==> flow/design.v <==
module design_5 #(parameter width = 8, parameter cwidth =4)(
  input [width-1:0] OPA, OPB,
  input CLK, RST, CE, MODE, CIN,
  input [1:0] INP_VALID,
  input [cwidth-1:0] CMD,
  output reg [2*width:0] RES,
  output reg OFLOW,
  output reg COUT,
  output reg G,
  output reg L,
  output reg E,
  output reg ERR
);
reg [2*width:0] temp;
reg [2*width:0] next_RES;
reg next_COUT, next_OFLOW, next_G, next_L, next_E, next_ERR;
localparam CMD_ADD = 4'b0000;
localparam CMD_SUB = 4'b0001;
localparam CMD_ADD_CIN = 4'b0010;
localparam CMD_SUB_CIN = 4'b0011;
localparam CMD_EGL = 4'b1000;
localparam CMD_INC_MUL = 4'b1001;
localparam CMD_SHIFT_MUL = 4'b1010;
localparam CMD_SI_UNSI_ADD = 4'b1011;
localparam CMD_SI_UNSI_SUB = 4'b1100;
localparam CMD_INC_A = 4'b0100;
localparam CMD_DEC_A = 4'b0101;
localparam CMD_INC_B = 4'b0110;
localparam CMD_DEC_B = 4'b0111;
localparam CMD_AND = 4'b0000;
localparam CMD_NAND = 4'b0001;
localparam CMD_OR = 4'b0010;
localparam CMD_NOR = 4'b0011;
localparam CMD_XOR = 4'b0100;
localparam CMD_XNOR = 4'b0101;
localparam CMD_ROL_A_B = 4'b1100;
localparam CMD_ROR_A_B = 4'b1101;
localparam CMD_NOT_A = 4'b0110;
localparam CMD_SHR1_A = 4'b1000;
localparam CMD_SHLI_A = 4'b1001;
localparam CMD_NOT_B = 4'b0111;
localparam CMD_SHR1_B = 4'b1010;
localparam CMD_SHL1_B = 4'b1011;
wire [2:0] amount;
assign amount = OPB[2:0];
always@(posedge CLK or posedge RST)
begin
    if(RST)begin
        next_RES <= 'b0;
        next_COUT <= 1'b0;
        next_OFLOW <= 1'b0;
        next_G <= 1'b0;
        next_E <= 1'b0;
        next_L <= 1'b0;
        next_ERR <= 1'b0;
    end
    else if(CE)
    begin
        if(INP_VALID == 2'b00)
        begin
            next_RES <= 'b0;
            next_COUT <= 1'b0;
            next_OFLOW <= 1'b0;
            next_G <= 1'b0;
            next_E <= 1'b0;
            next_L <= 1'b0;
            next_ERR <= 1'b0;
        end
        else if(INP_VALID ==2'b11)
        begin
            next_RES <= 'b0;
            next_COUT <= 1'b0;
            next_OFLOW <= 1'b0;
            next_G <= 1'b0;
            next_E <= 1'b0;
            next_L <= 1'b0;
            next_ERR <= 1'b0;
            if(MODE)begin
                case(CMD)
                    CMD_ADD:
                    begin
                        temp = OPA + OPB;
                        next_RES <= temp;
                        next_COUT <= temp[width];
                    end
                    CMD_SUB:
                    begin
                        next_OFLOW <= (OPA<OPB)?1'b1:1'b0;
                        next_RES <= OPA-OPB;
                    end
                    CMD_ADD_CIN:
                    begin
                        temp = OPA + OPB + CIN;
                        next_RES <= temp;
                        next_COUT <= temp[width];
                    end
                    CMD_SUB_CIN:
                    begin
                        next_OFLOW <= (OPA<OPB)?1'b1:1'b0;
                        next_RES <= OPA-OPB-CIN;
                    end
                    CMD_EGL:
                    begin
                        next_RES <= 'b0;
                        if(OPA==OPB)
                        begin
                            next_E <= 1'b1;
                            next_G <= 1'b0;
                            next_L <= 1'b0;
                        end
                        else if(OPA>OPB)
                        begin
                            next_E <= 1'b0;
                            next_G <= 1'b1;
                            next_L <= 1'b0;
                        end
                        else
                        begin
                            next_E <= 1'b0;
                            next_G <= 1'b0;
                            next_L <= 1'b1;
                        end
                    end
                    CMD_INC_MUL:
                    begin
                        temp = (OPA+1) * (OPB+1);
                        next_RES <= temp;
                        next_COUT <= temp[2*width];
                    end
                    CMD_SHIFT_MUL:
                    begin
                        temp =(OPA<<1)*OPB;
                        next_RES <= temp;
                        next_COUT <= temp[2*width];
                    end
                    CMD_SI_UNSI_ADD:
                    begin
                        temp = $signed(OPA) + $signed(OPB);
                        next_RES <= temp;
                        next_COUT <= temp[width];
                        next_OFLOW <= ((OPA[width-1] == OPB[width-1]) && (temp[width-1] != OPA[width-1])) ? 1'b1 : 1'b0;
                        if($signed(OPA)==$signed(OPB))
                        begin
                            next_E <= 1'b1;
                            next_G <= 1'b0;
                            next_L <= 1'b0;
                        end
                        else if($signed(OPA)>$signed(OPB))
                        begin
                            next_E <= 1'b0;
                            next_G <= 1'b1;
                            next_L <= 1'b0;
                        end
                        else
                        begin
                            next_E <= 1'b0;
                            next_G <= 1'b0;
                            next_L <= 1'b1;
                        end
                    end
                    CMD_SI_UNSI_SUB:
                    begin
                        temp = $signed(OPA) - $signed(OPB);
                        next_RES<= temp;
                        next_COUT <= temp[width];
                       next_OFLOW <= ((OPA[width-1] != OPB[width-1]) && (temp[width-1] != OPA[width-1])) ? 1'b1 : 1'b0;
                        if($signed(OPA) == $signed(OPB))
                        begin
                            next_E <= 1'b1;
                            next_G <= 1'b0;
                            next_L <= 1'b0;
                        end
                        else if($signed(OPA) > $signed(OPB))
                        begin
                            next_E <= 1'b0;
                            next_G <= 1'b1;
                            next_L <= 1'b0;
                        end
                        else
                        begin
                            next_E <= 1'b0;
                            next_G <= 1'b0;
                            next_L <= 1'b1;
                        end
                    end
                    default:
                    begin
                        next_RES <= 'b0;
                        next_COUT <= 1'b0;
                        next_OFLOW <= 1'b0;
                        next_G <= 1'b0;
                        next_E <= 1'b0;
                        next_L <= 1'b0;
                        next_ERR <= 1'b0;
                    end
                endcase
            end
            else begin
                case(CMD)
                    CMD_AND:next_RES <= {{width*2-(width-1){1'b0}},OPA&OPB};
                    CMD_NAND:next_RES <= {{width*2-(width-1){1'b0}},~(OPA&OPB)};
                    CMD_OR:next_RES <= {{width*2-(width-1){1'b0}},OPA|OPB};
                    CMD_NOR:next_RES <= {{width*2-(width-1){1'b0}},~(OPA|OPB)};
                    CMD_XOR:next_RES <= {{width*2-(width-1){1'b0}},OPA^OPB};
                    CMD_XNOR:next_RES <= {{width*2-(width-1){1'b0}},~(OPA^OPB)};
                    CMD_ROL_A_B:
                    begin
                        if (amount == 0)
                            next_RES <= {{width*2-(width-1){1'b0}}, OPA};
                        else
                            next_RES <= {{width*2-(width){1'b0}}, (OPA << amount) | (OPA >> (width - amount))};
                        next_ERR <= (width > 3 && |OPB[width-1:3]) ? 1'b1 : 1'b0;
                    end
                    CMD_ROR_A_B:
                    begin
                        if (amount == 0)
                            next_RES <= {{width*2-(width-1){1'b0}}, OPA};
                        else
                            next_RES <= {{width*2-(width-1){1'b0}}, (OPA >> amount) | (OPA << (width - amount))};
                        next_ERR <= (width > 3 && |OPB[width-1:3]) ? 1'b1 : 1'b0;
                    end
                    default:
                    begin
                        next_RES <='b0;
                        next_COUT <= 1'b0;
                        next_OFLOW <= 1'b0;
                        next_G <= 1'b0;
                        next_E <= 1'b0;
                        next_L <= 1'b0;
                        next_ERR <= 1'b0;
                    end
                endcase
            end
        end
        else if(INP_VALID == 2'b01)
        begin
            next_RES <=  'b0;
            next_COUT <= 1'b0;
            next_OFLOW <= 1'b0;
            next_G <= 1'b0;
            next_E <= 1'b0;
            next_L <= 1'b0;
            next_ERR <= 1'b0;
            if(MODE)begin
                case(CMD)
                    CMD_INC_A:next_RES <= OPA+1;
                    CMD_DEC_A:next_RES <= OPA-1;
                    default:
                    begin
                        next_RES <= 'b0;
                        next_COUT <= 1'b0;
                        next_OFLOW <= 1'b0;
                        next_G <= 1'b0;
                        next_E <= 1'b0;
                        next_L <= 1'b0;
                        next_ERR <= 1'b0;
                    end
                endcase
            end
            else begin
                case(CMD)
                    CMD_NOT_A:next_RES <= {{width*2-(width-1){1'b0}},~OPA};
                    CMD_SHR1_A:next_RES <= {{width*2-(width-1){1'b0}},OPA>>1};
                    CMD_SHLI_A:next_RES <= {{width*2-(width-1){1'b0}},OPA<<1};
                    default:
                    begin
                        next_RES <= 'b0;
                        next_COUT <= 1'b0;
                        next_OFLOW <= 1'b0;
                        next_G <= 1'b0;
                        next_E <= 1'b0;
                        next_L <= 1'b0;
                        next_ERR <= 1'b0;
                    end
                endcase
            end
        end
        else if(INP_VALID == 2'b10)
            begin
                next_RES <= 'b0;
                next_COUT <= 1'b0;
                next_OFLOW <= 1'b0;
                next_G <= 1'b0;
                next_E <= 1'b0;
                next_L <= 1'b0;
                next_ERR <= 1'b0;
                if(MODE) begin
                    case(CMD)
                        CMD_INC_B: next_RES <= OPB + 1;
                        CMD_DEC_B: next_RES <= OPB - 1;
                        default:
                        begin
                            next_RES <= 'b0;
                            next_COUT <= 1'b0;
                            next_OFLOW <= 1'b0;
                            next_G <= 1'b0;
                            next_E <= 1'b0;
                            next_L <= 1'b0;
                            next_ERR <= 1'b0;
                        end
                    endcase
                end
                else begin
                    case(CMD)
                        CMD_NOT_B:next_RES <= {{width*2-(width-1){1'b0}},~OPB};
                        CMD_SHR1_B:next_RES <= {{width*2-(width-1){1'b0}},OPB>>1};
                        CMD_SHL1_B:next_RES <= {{width*2-(width-1){1'b0}},OPB<<1};
                        default:
                        begin
                            next_RES <= 'b0;
                            next_COUT <= 1'b0;
                            next_OFLOW <= 1'b0;
                            next_G <= 1'b0;
                            next_E <= 1'b0;
                            next_L <= 1'b0;
                            next_ERR <= 1'b0;
                        end
                    endcase
                end
        end
    end
end
always @(posedge CLK or posedge RST) begin
    if(RST) begin
        RES <= 'b0;
        COUT <= 1'b0;
        OFLOW <= 1'b0;
        G <= 1'b0;
        E <= 1'b0;
        L <= 1'b0;
        ERR <= 1'b0;
    end else if (CE) begin
        RES <= next_RES;
        COUT <= next_COUT;
        OFLOW <= next_OFLOW;
        G <= next_G;
        L <= next_L;
        E <= next_E;
        ERR <= next_ERR;
    end
end
endmodule
# Step by step through the tools: design_5
# What the tools print for design_5, step after step.
# Line numbers count from 1 in the design file above.
# Cell names lack the library's common part.
inputs:
  top_module: "design_5"
  clock_port: "CLK"
  library: "sky130hd"
  corner: "tt_025C_1v80"

# Elaborated design
# Counts by Yosys on the flattened word-level netlist (proc, flatten, opt, wreduce; memories kept). Register bits leave out memories and registers merged into their read ports (data or address). Print and check cells are left out.
bits:
  elab_cells: 132
  output_inout_bits: 23
  ram_bits: 0
  romBits: 0
  clocked_rd_ports_x_width: 0
  latchBits: 0
  reg_bits: 46
  memories: 0
op_classes:
  div_mod_pow: 0
  multipliers: 2
  reduce_and_logical: 11
  n_cmp: 3
  n_shift: 4
  n_addsub: 11
  equal: 22
  bitwise: 10
  muxes: 55
ops:
  columns: ["operator", "n"]
  rows:
  - ["multiplier 32 x 32 -> 17 bit", 1]
  - ["parallel mux 17 bit (select 8 bit)", 2]
  - ["multiplier 8 x 8 -> 16 bit", 1]
  - ["two-way mux 17 bit", 7]
  - ["parallel mux 17 bit (select 2 bit)", 2]
  - ["parallel mux 8 bit (select 3 bit)", 2]
  - ["NOT 8 bit", 5]
  - ["two-way mux 1 bit", 35]
  - ["left shift 8 x 32 -> 8 bit", 1]
  - [">> shifter 8 x 32 -> 8 bit", 1]
  - ["== test 4 bit (second input constant)", 6]
  - ["bitwise OR 8 bit", 3]
  - ["adder 8 x 1 -> 9 bit (second input constant)", 2]
  - ["subtractor 8 x 1 -> 9 bit (second input constant)", 2]
  - ["adder 8 x 8 -> 9 bit", 2]
  - ["subtractor 8 x 8 -> 9 bit", 2]
  - ["subtractor 17 x 1 -> 17 bit", 1]
  - ["== test 4 x 3 -> 1 bit (second input constant)", 4]
  - ["> comparator 8 bit", 2]
  - ["== test 8 bit", 2]
  - ["two-way mux 8 bit", 2]
  - ["adder 9 x 1 -> 10 bit", 1]
  - ["== test 4 x 2 -> 1 bit (second input constant)", 2]
  - ["left shift 8 x 3 -> 8 bit", 1]
  - [">> shifter 8 x 3 -> 8 bit", 1]
  - ["< comparator 8 bit", 1]
  - ["AND 8 bit", 1]
  - ["bitwise XOR 8 bit", 1]
# Not listed: further kinds 17, cells in them 25.

# Longest topological paths
# Longest topological path by Yosys (ltp), each cell counted once; first at word level (registers and memories cut), then after technology mapping (sequential cells cut; the memories' decode and read muxes count).
logic_depth:
  word_depth: 8
  abc_area: 0
  mapped_depth: 25
  depth_no_buf: 22

# Synthesis result
# Source: synth_stat.txt of the flow (Yosys; design flattened, memories mapped). It holds for the ABC_AREA given above (unset counts as 0); a run with the other value may have another netlist.
# Totals and module areas in this step are rounded.
mapped:
  stdcells: 1401
  buffers: 80
  mapped_area_um2: 11300
  ff_cells: 46
  seq_area_um2: 1150
by_type:
  columns: ["cell", "n", "area_total_um2"]
  rows:
  - ["fa_1", 87, 1741.67]
  - ["ha_1", 111, 1.39E+03]
  - ["dfrtp_1", 46, 1.15E+03]
  - ["inv_1", 158, 593.069]
  - ["nor2_1", 148, 555.533]
  - ["xnor2_1", 52, 455.437]
  - ["nand2_1", 108, 405.389]
  - ["a21oi_1", 68, 340.326]
  - ["mux2_2", 26, 292.781]
  - ["o21ai_0", 56, 280.269]
  - ["xor2_1", 28, 245.235]
  - ["a221oi_1", 20, 175.168]
  - ["nand3_1", 34, 170.163]
  - ["mux2i_1", 16, 160.154]
  - ["mux4_2", 7, 157.651]
  - ["o211ai_1", 19, 142.637]
  - ["a22oi_1", 17, 127.622]
  - ["nor3_1", 25, 125.12]
# Other cell types: 86; their cells: 375.

# Path before layout
# OpenSTA on the mapped netlist: ideal clock, no wires. The path of least setup slack (recovery checks aside). Input and output delay are each 20% of the period. Register names are those of the netlist, which keeps one name where synthesis merged equal registers.
synth_path:
  kind: "input to register"
  from: "in OPB[0]"
  to: "reg next_RES[15]"
  driving_pins: 24
  path_slack_ns: 1.008
  clock_period_ns: 8.0
  arrival_ns: 6.869
  path_delay_ns: 5.392
  in_delay_ns: 1.600
  setup_ns: 0.123
  required_time_ns: 7.877
  t_first_pin_ns: 1.600
  period_less_setup_slack_ns: 6.992
# "path_delay_ns" is the arrival time less input delay plus setup time.
# "driving_pins": output pins that drive a net of the path, with the launching flip-flop's if there is one; two outputs of one cell count as two.
# "period_less_setup_slack_ns" = period - worst setup slack (recovery checks aside). The figure is calculated, with input and output delays left at 20% of the set period.
# The rows between start and end are the longest chain of elaborated cells between them; the timing report does not say that the signal goes this way. Where chains are equally long, one stands for them.
# Each line given opens the expression or statement behind the cell; cells for indexed reads and writes are added by Yosys, which also makes memories of some case tables.
# A register here has more assigning lines than the two given.
synth_between:
  path_cell_list: "buf_2 buf_4 inv_2 ha_1 clkbuf_1 buf_2 clkbuf_1 nand2b_1 fa_1 inv_1 fa_1 fa_1 inv_1 fa_1 inv_1 ha_1 or2_2 a21oi_1 nor3_1 nor3_1 nor3_1 xor2_1 a221oi_2 o21ai_2"
  elab_chain_len: 7
synth_lines:
  columns: ["element", "line_no", "rtl"]
  rows:
  - ["start: declaration", 2, "input [width-1:0] OPA, OPB,"]
  - ["subtractor 8 x 1 -> 9 bit", 290, "CMD_DEC_B: next_RES <= OPB - 1;"]
  - ["parallel mux 17 bit (select 2 bit)", 288, "case(CMD)"]
  - ["two-way mux 17 bit", 287, "if(MODE) begin"]
  - ["two-way mux 17 bit", 278, "else if(INP_VALID == 2'b10)"]
  - ["two-way mux 17 bit", 235, "else if(INP_VALID == 2'b01)"]
  - ["two-way mux 17 bit", 69, "else if(INP_VALID ==2'b11)"]
  - ["two-way mux 17 bit", 59, "if(INP_VALID == 2'b00)"]
  - ["end: assignment", 83, "next_RES <= temp;"]
  - ["end: assignment", 89, "next_RES <= OPA-OPB;"]
  - ["end: declaration", 15, "reg [2*width:0] next_RES;"]

# Worst path after layout
# From the final timing report of record 1: the path of least setup slack in the routed layout; clock arrival at registers is part of the times.
layout_path:
  kind: "input to register"
  from: "in OPB[2]"
  to: "reg next_RES[13]"
  t_first_pin_ns: 1.44
  in_delay_ns: 1.44
  driving_pins: 20
  clock_period_ns: 7.21
  arrival_ns: 7.66
  path_slack_ns: -0.27
  required_time_ns: 7.39
  setup_ns: 0.11
# The rows between start and end are the longest chain of elaborated cells between them; the timing report does not say that the signal goes this way. Where chains are equally long, one stands for them.
# A register here has more assigning lines than the two given.
layout_between:
  path_cell_list: "clkdlybuf4s50_1 buf_2 inv_1 buf_1 nor2_1 fa_1 fa_1 inv_1 fa_1 fa_1 inv_1 ha_1 o21ai_0 nor2_1 o31ai_1 a21oi_1 a21boi_0 xnor2_1 a221oi_2 o21ai_2"
  elab_chain_len: 7
layout_lines:
  columns: ["element", "line_no", "rtl"]
  rows:
  - ["start: declaration", 2, "input [width-1:0] OPA, OPB,"]
  - ["subtractor 8 x 1 -> 9 bit", 290, "CMD_DEC_B: next_RES <= OPB - 1;"]
  - ["parallel mux 17 bit (select 2 bit)", 288, "case(CMD)"]
  - ["two-way mux 17 bit", 287, "if(MODE) begin"]
  - ["two-way mux 17 bit", 278, "else if(INP_VALID == 2'b10)"]
  - ["two-way mux 17 bit", 235, "else if(INP_VALID == 2'b01)"]
  - ["two-way mux 17 bit", 69, "else if(INP_VALID ==2'b11)"]
  - ["two-way mux 17 bit", 59, "if(INP_VALID == 2'b00)"]
  - ["end: assignment", 83, "next_RES <= temp;"]
  - ["end: assignment", 89, "next_RES <= OPA-OPB;"]
  - ["end: declaration", 15, "reg [2*width:0] next_RES;"]

# Below are 3 stored runs of the flow (Yosys, OpenROAD; platform sky130hd) on design_5, each with its settings and what was measured, unordered. Constraints: input delay and output delay 20% of the set period each, output load 0.01 pF.
# By "achievedPeriod_ns" is meant the clock period of the run minus its worst setup slack. This is arithmetic on one report: input and output delays are still those of the set period (20% each).
# "timing.worst_path_ns" means the part of the period allowed to the worst setup path (the constraints hold back 20% at inputs and 20% at outputs) less its slack; where the path has registers, the arrival times of their clocks count too.
# Values from the reports are rounded here.
runs:
  - name: "record 1"
    settings:
      CELL_PAD_IN_SITES_DETAIL_PLACEMENT: 0
      CORE_MARGIN: 2
      CORE_UTILIZATION: 17
      GPL_ROUTABILITY_DRIVEN: 0
      GPL_TIMING_DRIVEN: 0
      HOLD_SLACK_MARGIN: -0.08
      MAX_ROUTING_LAYER: "met5"
      PLACE_DENSITY: 0.37
      SETUP_SLACK_MARGIN: -0.55
      SLEW_MARGIN: 40
      TNS_END_PERCENT: 80
      period_ns: 7.21
      CAP_MARGIN: 20
    results:
      fin_tns_ns: -1.58
      final_setup_ws_ns: -0.269
      finalCellArea_um2: 13200
      total_die_area_um2: 68500
      achievedPeriod_ns: 7.479
      synthArea_um2: 11300
      fin_util_pct: 20.2
      timing.worst_path_ns: 6.04
      critical_path_type: "input to register"
  - name: "record 2"
    settings:
      CORE_MARGIN: 6
      TNS_END_PERCENT: 90
      period_ns: 8.0
      CAP_MARGIN: 20
      CORE_UTILIZATION: 40
      SLEW_MARGIN: 20
    results:
      fin_tns_ns: 0.000
      final_setup_ws_ns: 0.628
      finalCellArea_um2: 12400
      total_die_area_um2: 32400
      achievedPeriod_ns: 7.372
      synthArea_um2: 11300
      fin_util_pct: 45.5
      timing.worst_path_ns: 5.77
      critical_path_type: "input to register"
  - name: "record 3"
    settings:
      ABC_AREA: 1
      CORE_MARGIN: 4
      CORE_UTILIZATION: 25
      PLACE_DENSITY: 0.78
      period_ns: 7.94
      CAP_MARGIN: 20
      SLEW_MARGIN: 20
    results:
      fin_tns_ns: 0.000
      final_setup_ws_ns: 0.857
      finalCellArea_um2: 12400
      total_die_area_um2: 47700
      achievedPeriod_ns: 7.083
      synthArea_um2: 11100
      fin_util_pct: 28.6
      timing.worst_path_ns: 5.49
      critical_path_type: "input to register"
